==> flow/design.v <==
`default_nettype none
`timescale 1ns / 1ps
module register(
    input wire [4:0] R_Addr_A,
    input wire [4:0] R_Addr_B,
    input wire [4:0] W_Addr,
    input wire [31:0] W_Data,
    output wire [31:0] R_Data_A,
    output wire [31:0] R_Data_B,
    input wire CLK,
    input wire RST,
    input wire WE
    );
reg [31:0] r [0:31];
assign R_Data_A = r[R_Addr_A];
assign R_Data_B = r[R_Addr_B];
integer i;
always @ (posedge RST or posedge CLK)
begin
	if (RST) begin
		for (i = 0; i < 32; i = i + 1)
			r[i] <= 0;
	end else begin
		if (WE && W_Addr) r[W_Addr] <= W_Data;
	end
end
endmodule
`default_nettype none
`timescale 1ns / 1ps
module ALU(
    input wire [31:0] A,
    input wire [31:0] B,
    input wire [2:0] ALU_OP,
	input wire RST,
    output reg [31:0] F,
    output reg ZF,
    output reg OF
    );
always @* begin
	if (RST) begin
		F = 0;
		ZF = 0;
		OF = 0;
	end else begin
		case (ALU_OP)
			0: begin F = A & B; OF = 0; end
			1: begin F = A | B; OF = 0; end
			2: begin F = A ^ B; OF = 0; end
			3: begin F = ~(A | B); OF = 0; end
			4: begin {OF, F} = A + B; end
			5: begin {OF, F} = A - B; end
			6: begin F = A < B; OF = 0; end
			7: begin {OF, F} = B << A; end
			default: begin F = 0; OF = 0; end
		endcase
		ZF = F == 0 ? 1: 0;
	end
end
endmodule
`default_nettype none
`timescale 1ns / 1ps
module opt(
    input wire [5:0] OP,
    input wire [5:0] func,
    output reg WE,
    output reg [2:0] ALU_OP
    );
always @* begin
	ALU_OP = 3'b000;
	if (!OP) begin
		WE = 1;
		case (func)
			6'b100000: ALU_OP = 3'b100;
			6'b100010: ALU_OP = 3'b101;
			6'b100100: ALU_OP = 3'b000;
			6'b100101: ALU_OP = 3'b001;
			6'b100110: ALU_OP = 3'b010;
			6'b100111: ALU_OP = 3'b011;
			6'b101011: ALU_OP = 3'b110;
			6'b000100: ALU_OP = 3'b111;
		endcase
	end else begin
		WE = 0;
	end
end
endmodule
`default_nettype none
`timescale 1ns / 1ps
module CPU(
    input wire CLK,
    input wire RST,
	output wire [31:0]ALU_OUT,
	output wire ALU_OF,
	output wire ALU_ZF,
	output wire [31:0] dbg_inst,
	output wire [31:0] dbg_a,
    output wire [31:0] dbg_b,
	output wire [2:0] dbg_op,
	output wire reg_write_enable,
	output wire [31:0]alu_output,
	output wire [5:0] inst_addr,
	input wire [31:0] inst_data
    );
reg [31:0] PC;  
always @(posedge CLK or posedge RST)
begin
	if (RST) PC <= 0;
	else begin
		PC <= PC + 4;
	end
end
reg [31:0]inst_code;
always @(posedge CLK or posedge RST)
begin
	if (RST) inst_code <= 0;
	else inst_code <= inst_data;
end
assign dbg_inst = inst_code;
assign inst_addr = PC[7:2];
wire [5:0]op = inst_code[31:26];
wire [4:0]rs = inst_code[25:21];
wire [4:0]rt = inst_code[20:16];
wire [4:0]rd = inst_code[15:11];
wire [5:0]shamt = inst_code[10:6];
wire [5:0]func = inst_code[5:0];
wire [31:0]alu_input_A, alu_input_B;
register r(
	.R_Addr_A(rs),
	.R_Addr_B(rt),
	.W_Addr(rd),
	.R_Data_A(alu_input_A),
	.R_Data_B(alu_input_B),
	.W_Data(alu_output),
	.CLK(CLK),
	.RST(RST),
	.WE(reg_write_enable)
);
wire [2:0]alu_op;
wire alu_of, alu_zf;
opt o(
	.OP(op),
	.func(func),
	.ALU_OP(alu_op),
	.WE(reg_write_enable)
);
ALU a(
	.ALU_OP(alu_op),
	.A(alu_input_A),
	.B(alu_input_B),
	.F(alu_output),
	.OF(alu_of),
	.ZF(alu_zf),
	.RST(RST)
);
assign ALU_OUT = alu_output;
assign ALU_OF = alu_of;
assign ALU_ZF = alu_zf;
assign dbg_a = alu_input_A;
assign dbg_b = alu_input_B;
assign dbg_op = alu_op;
endmodule
# Reports on CPU
# Module CPU before and after one edit of its RTL, step after step.
# "before" refers to lines of the RTL above, "after" to lines of the edited file.
# "diff" is "after" less "before", of the values as shown.
# A cell with n/a has no value.
# inputs
top	CPU
clock	CLK
cell_library	sky130hd
lib_corner	tt_025C_1v80

# Diff
# The edit as a unified diff against the file above.
# This change comes from a script, not from a designer. The edited design behaves differently; no optimisation was intended.
# begin of diff
@@ -51,5 +51,5 @@
 			5: begin {OF, F} = A - B; end
 			6: begin F = A < B; OF = 0; end
-			7: begin {OF, F} = B << A; end
+			7: begin {OF, F} = B << 1; end
 			default: begin F = 0; OF = 0; end
 		endcase
# end of diff

# After elaboration
# Source: Yosys, flattened and elaborated. Widths are those after wreduce. Registers that Yosys merges into a memory's read port (data or address) are not register bits. Print and check cells do not count. Equal cells are merged and count once.
# classes
item	before	after	diff
shifts	1	0	-1
equal	107	107	0
addsub	3	3	0
bitwise	4	4	0
n_reduce_logical	40	40	0
n_cmp	1	1	0
muxes	12	12	0
# op_table
operator	before	after	diff
32-bit by 32-bit left shift with 33-bit output	1	0	-1
5-bit equality test with constant B	48	48	0
2-bit AND reduction	32	32	0
5-bit by 4-bit equality test with 1-bit output with constant B	24	24	0
5-bit by 3-bit equality test with 1-bit output with constant B	12	12	0
5-bit by 2-bit equality test with 1-bit output with constant B	6	6	0
6-bit equality test with constant B	6	6	0
3-bit equality test with constant B	4	4	0
1-bit 2-to-1 mux	4	4	0
5-bit by 1-bit equality test with 1-bit output with constant B	3	3	0
5-bit zero test	3	3	0
3-bit by 2-bit equality test with 1-bit output with constant B	2	2	0
32-bit 2-to-1 mux	2	2	0
32-bit parallel mux with 32-bit select	2	2	0
32-bit by 3-bit adder with 32-bit output with constant B	1	1	0
32-bit by 32-bit adder with 33-bit output	1	1	0
32-bit AND	1	1	0
3-bit by 1-bit equality test with 1-bit output with constant B	1	1	0
6-bit by 3-bit equality test with 1-bit output with constant B	1	1	0
1-bit by 5-bit logical AND with 1-bit output	1	1	0
3-bit zero test	1	1	0
32-bit zero test	1	1	0
6-bit zero test	1	1	0
32-bit less-than comparator	1	1	0
3-bit 2-to-1 mux	1	1	0
32-bit inverter	1	1	0
32-bit OR	1	1	0
1-bit parallel mux with 4-bit select	1	1	0
# Not every row of either side is listed.
# bits
item	before	after	diff
out_inout_bits	172	172	0
wordCells	202	201	-1
ff_bits	1088	1088	0
inputBits	34	34	0

# Longest topological paths
# Depth = most cells in a row (Yosys ltp): at word level without a register or memory, in the mapped netlist without a sequential cell, where the memories' decode and read muxes count.
# logic_depth
item	before	after	diff
depth_word	9	9	0
ABC_AREA	0	0	n/a
ltp_mapped	32	31	-1
ltp_nobuf	24	25	1

# Synthesis result
# The flow's flattened synthesis, as Yosys stat reports it; memories are mapped. The netlist is that of the ABC_AREA named above (0 if unset); the other value can give another one.
# synth_totals
item	before	after	diff
mapped_cells	7123	6783	-340
area_um2	60102.6	58454.8	-1647.8
n_buf	749	676	-73
ffs	1062	1062	0
# by_type
type	before	after	diff
sky130_fd_sc_hd__nand3_1	660	349	-311
sky130_fd_sc_hd__a22oi_1	339	610	271
sky130_fd_sc_hd__and3_1	308	156	-152
sky130_fd_sc_hd__nand2_1	1180	1246	66
sky130_fd_sc_hd__nand4_1	212	147	-65
sky130_fd_sc_hd__clkbuf_1	554	491	-63
sky130_fd_sc_hd__a2111oi_0	86	39	-47
sky130_fd_sc_hd__o31ai_1	17	56	39
sky130_fd_sc_hd__a22o_1	60	31	-29
sky130_fd_sc_hd__nor3_1	60	89	29
sky130_fd_sc_hd__mux2i_1	58	32	-26
sky130_fd_sc_hd__buf_2	102	81	-21
sky130_fd_sc_hd__buf_6	5	25	20
sky130_fd_sc_hd__o21ai_1	114	96	-18
sky130_fd_sc_hd__a31oi_1	40	25	-15
sky130_fd_sc_hd__o211ai_1	32	18	-14
sky130_fd_sc_hd__mux2_1	17	3	-14
sky130_fd_sc_hd__nor2_1	219	232	13
# Not every row of either side is listed.
# The figures by module come from a second, unflattened synthesis with its own total; it is not the netlist above.
# unflattened
item	before	after	diff
cells_unflattened	5685	5514	-171
hier_area_um2	60952.2	59424.5	-1527.7
# Rows give one instance, submodules left out.
# modules_before
mod	n_cells	mod_area_um2	instances
register	4385	51440.6	1
ALU	1199	8111.5	1
CPU	81	1267.5	1
opt	20	132.6	1
# modules_after
mod	n_cells	mod_area_um2	instances
register	4385	51440.6	1
ALU	1028	6583.8	1
CPU	81	1267.5	1
opt	20	132.6	1

# Path before layout
# Path of least setup slack by OpenSTA after synthesis, without wires, with an ideal clock, recovery checks aside; 20% of the period is set as input and as output delay. Where synthesis merged equal registers, the netlist keeps one of their names.
# synth_timing
item	before	after	diff
path_kind	input-to-output	input-to-output	n/a
from	input port RST	input port RST	n/a
to	output port alu_output[27]	output port alu_output[10]	n/a
t_first_pin_ns	2.400	2.400	0.000
t_required_ns	9.600	9.600	0.000
clock_period_ns	12.0	12.0	0.0
out_delay_ns	2.400	2.400	0.000
driving_pins	6	7	1
path_delay_ns	35.347	35.236	-0.111
path_buffers	4	4	0
arrival_ns	37.747	37.636	-0.111
setup_slack_ns	-28.147	-28.036	0.111
synth_period_reached_ns	40.147	40.036	-0.111
# "path_delay_ns" = arrival - input delay + setup time.
# At an output port there is no setup time.
# "driving_pins": output pins that drive a net of the path, with the launching flip-flop's if there is one; two outputs of one cell count as two.
# "synth_period_reached_ns" = period - worst setup slack (recovery checks aside). The figure is calculated, with input and output delays left at 20% of the set period.
# Between the ends stands the longest chain of elaborated cells between them, by number of cells; it is not shown to be the way that was timed. Of several equally long chains one is given.
# A line is the first line of the expression or statement that the cell stems from. Yosys adds cells for indexed reads and writes and turns some case tables into memories.
# synth_between_before
path_cell_list	sky130_fd_sc_hd__inv_1 sky130_fd_sc_hd__buf_2 sky130_fd_sc_hd__buf_1 sky130_fd_sc_hd__and2_4 sky130_fd_sc_hd__buf_6 sky130_fd_sc_hd__buf_4
elab_chain_cells	2
cone_cells	2
classes_between	mux: 2
# synth_rtl_before
item	line_no	source
start: declaration	91	input wire RST,
32-bit 2-to-1 mux (2 in a row)	40	if (RST) begin
end: declaration	100	output wire [31:0]alu_output,
# Some nets on the timed path still bear RTL names; the line given drives or declares the net.
# synth_named_nets_before
net	line_no
ALU_OUT[27]	40
# synth_between_after
path_cell_list	sky130_fd_sc_hd__inv_1 sky130_fd_sc_hd__buf_1 sky130_fd_sc_hd__clkbuf_1 sky130_fd_sc_hd__nand2_1 sky130_fd_sc_hd__clkbuf_1 sky130_fd_sc_hd__inv_1 sky130_fd_sc_hd__buf_4
elab_chain_cells	2
cone_cells	2
classes_between	mux: 2
# synth_rtl_after
item	line_no	source
start: declaration	91	input wire RST,
32-bit 2-to-1 mux (2 in a row)	40	if (RST) begin
end: declaration	100	output wire [31:0]alu_output,
# synth_named_nets_after
net	line_no
ALU_OUT[10]	40

# Path in the finished layout
# Path of least setup slack in the final report of the runs of set A (OpenROAD, finished layout, wires in). Where an end is a register, its clock arrival counts in the times.
# layout_timing
item	before	after	diff
path_kind	reg-to-output	reg-to-output	n/a
from	register inst_code[16]	register inst_code[25]	n/a
to	output port ALU_ZF	output port ALU_ZF	n/a
arrival_ns	8.93	8.99	0.06
setup_slack_ns	0.67	0.61	-0.06
clock_period_ns	12.0	12.0	0.0
out_delay_ns	2.40	2.40	0.00
t_required_ns	9.60	9.60	0.00
path_buffers	2	3	1
driving_pins	25	24	-1
t_first_pin_ns	0.80	0.84	0.04
# Between the ends stands the longest chain of elaborated cells between them, by number of cells; it is not shown to be the way that was timed. Of several equally long chains one is given.
# layout_between_before
path_cell_list	sky130_fd_sc_hd__dfrtp_4 sky130_fd_sc_hd__nor2_4 sky130_fd_sc_hd__and2_2 sky130_fd_sc_hd__buf_4 sky130_fd_sc_hd__a222oi_1 sky130_fd_sc_hd__nand3_1 sky130_fd_sc_hd__o32a_1 sky130_fd_sc_hd__inv_1 sky130_fd_sc_hd__ha_1 sky130_fd_sc_hd__inv_1 sky130_fd_sc_hd__a2111oi_0 sky130_fd_sc_hd__o31ai_2 sky130_fd_sc_hd__nand2_1 sky130_fd_sc_hd__o31ai_2 sky130_fd_sc_hd__a21oi_2 sky130_fd_sc_hd__o311a_1 sky130_fd_sc_hd__a21oi_1 sky130_fd_sc_hd__a221oi_1 sky130_fd_sc_hd__nor2b_1 sky130_fd_sc_hd__o22a_1 sky130_fd_sc_hd__a21oi_1 sky130_fd_sc_hd__o32ai_1 sky130_fd_sc_hd__nand4b_1 sky130_fd_sc_hd__nor2_2 sky130_fd_sc_hd__clkdlybuf4s50_1
elab_chain_cells	9
cone_cells	46
classes_between	add/sub: 2; compare: 1; eq/ne: 31; shift: 1; mux: 5; logic: 4; reduce/logical: 2
# layout_rtl_before
item	line_no	source
start: declaration	112	reg [31:0]inst_code;
start: assignment	115	if (RST) inst_code <= 0;
start: assignment	116	else inst_code <= inst_data;
5-bit equality test	16	assign R_Data_B = r[R_Addr_B];
32-bit parallel mux with 32-bit select	16
32-bit OR	49	3: begin F = ~(A | B); OF = 0; end
32-bit inverter	49
32-bit parallel mux with 8-bit select	45	case (ALU_OP)
32-bit 2-to-1 mux	40	if (RST) begin
32-bit zero test	56	ZF = F == 0 ? 1: 0;
1-bit 2-to-1 mux	56
1-bit 2-to-1 mux	40
end: declaration	94	output wire ALU_ZF,
# layout_between_after
path_cell_list	sky130_fd_sc_hd__dfrtp_2 sky130_fd_sc_hd__buf_4 sky130_fd_sc_hd__or3b_1 sky130_fd_sc_hd__nor2_4 sky130_fd_sc_hd__buf_4 sky130_fd_sc_hd__a22oi_1 sky130_fd_sc_hd__nand3_1 sky130_fd_sc_hd__nor2_1 sky130_fd_sc_hd__nand3_1 sky130_fd_sc_hd__o21ai_0 sky130_fd_sc_hd__ha_1 sky130_fd_sc_hd__nor4_2 sky130_fd_sc_hd__nor3b_1 sky130_fd_sc_hd__nor3b_1 sky130_fd_sc_hd__a21oi_2 sky130_fd_sc_hd__o21ai_0 sky130_fd_sc_hd__mux2i_1 sky130_fd_sc_hd__nand4_1 sky130_fd_sc_hd__o21ai_0 sky130_fd_sc_hd__nand4_1 sky130_fd_sc_hd__nor3_2 sky130_fd_sc_hd__nand4_1 sky130_fd_sc_hd__nor4_2 sky130_fd_sc_hd__clkdlybuf4s50_1
elab_chain_cells	9
cone_cells	45
classes_between	add/sub: 2; compare: 1; eq/ne: 31; mux: 5; logic: 4; reduce/logical: 2
# layout_rtl_after
item	line_no	source
start: declaration	112	reg [31:0]inst_code;
start: assignment	115	if (RST) inst_code <= 0;
start: assignment	116	else inst_code <= inst_data;
5-bit equality test	15	assign R_Data_A = r[R_Addr_A];
32-bit parallel mux with 32-bit select	15
32-bit OR	49	3: begin F = ~(A | B); OF = 0; end
32-bit inverter	49
32-bit parallel mux with 8-bit select	45	case (ALU_OP)
32-bit 2-to-1 mux	40	if (RST) begin
32-bit zero test	56	ZF = F == 0 ? 1: 0;
1-bit 2-to-1 mux	56
1-bit 2-to-1 mux	40
end: declaration	94	output wire ALU_ZF,

# Layout results
# Runs of the flow (Yosys, OpenROAD) on both versions; the two runs of a pair have the same settings. The constraints put input and output delay at 20% of the set period each and load the outputs with 0.01 pF.
# flow_settings_set_A
CELL_PAD_IN_SITES_DETAIL_PLACEMENT	1
CELL_PAD_IN_SITES_GLOBAL_PLACEMENT	2
CORE_UTILIZATION	30
GPL_ROUTABILITY_DRIVEN	1
PLACE_DENSITY	0.45
SETUP_SLACK_MARGIN	0.5
period_ns	12.0
CAP_MARGIN	20
CORE_MARGIN	2
SLEW_MARGIN	20
# results_set_A
item	before	after	diff
fin_ws_ns	0.667	0.606	-0.061
power_uw	10948	10443	-505
total_negative_slack_ns	0.000	0.000	0.000
final_cell_area_um2	71492.3	69384.0	-2108.3
worst_hold_slack_ns	0.405	0.400	-0.005
synthArea_um2	60102.6	58454.8	-1647.8
die_area_um2	203938.0	198395.0	-5543.0
clock_period_reached_ns	11.333	11.394	0.061
# flow_settings_set_B
CELL_PAD_IN_SITES_DETAIL_PLACEMENT	0
CELL_PAD_IN_SITES_GLOBAL_PLACEMENT	0
CORE_MARGIN	5
CORE_UTILIZATION	32
GPL_ROUTABILITY_DRIVEN	1
PLACE_DENSITY_LB_ADDON	0.05
SETUP_SLACK_MARGIN	4.83
TNS_END_PERCENT	5
period_ns	16.5
CAP_MARGIN	20
SLEW_MARGIN	20
# results_set_B
item	before	after	diff
fin_ws_ns	4.790	4.752	-0.038
power_uw	7733	7490	-243
total_negative_slack_ns	0.000	0.000	0.000
final_cell_area_um2	70881.7	69168.8	-1712.9
worst_hold_slack_ns	0.403	0.394	-0.009
synthArea_um2	60102.6	58454.8	-1647.8
die_area_um2	196586.0	191319.0	-5267.0
clock_period_reached_ns	11.710	11.748	0.038
# By "clock_period_reached_ns" is meant the clock period of the run minus its worst setup slack. This is arithmetic on one report: input and output delays are still those of the set period (20% each).
# "power_uw" rests on the timing tool's default activity at the inputs, not on a simulated workload.
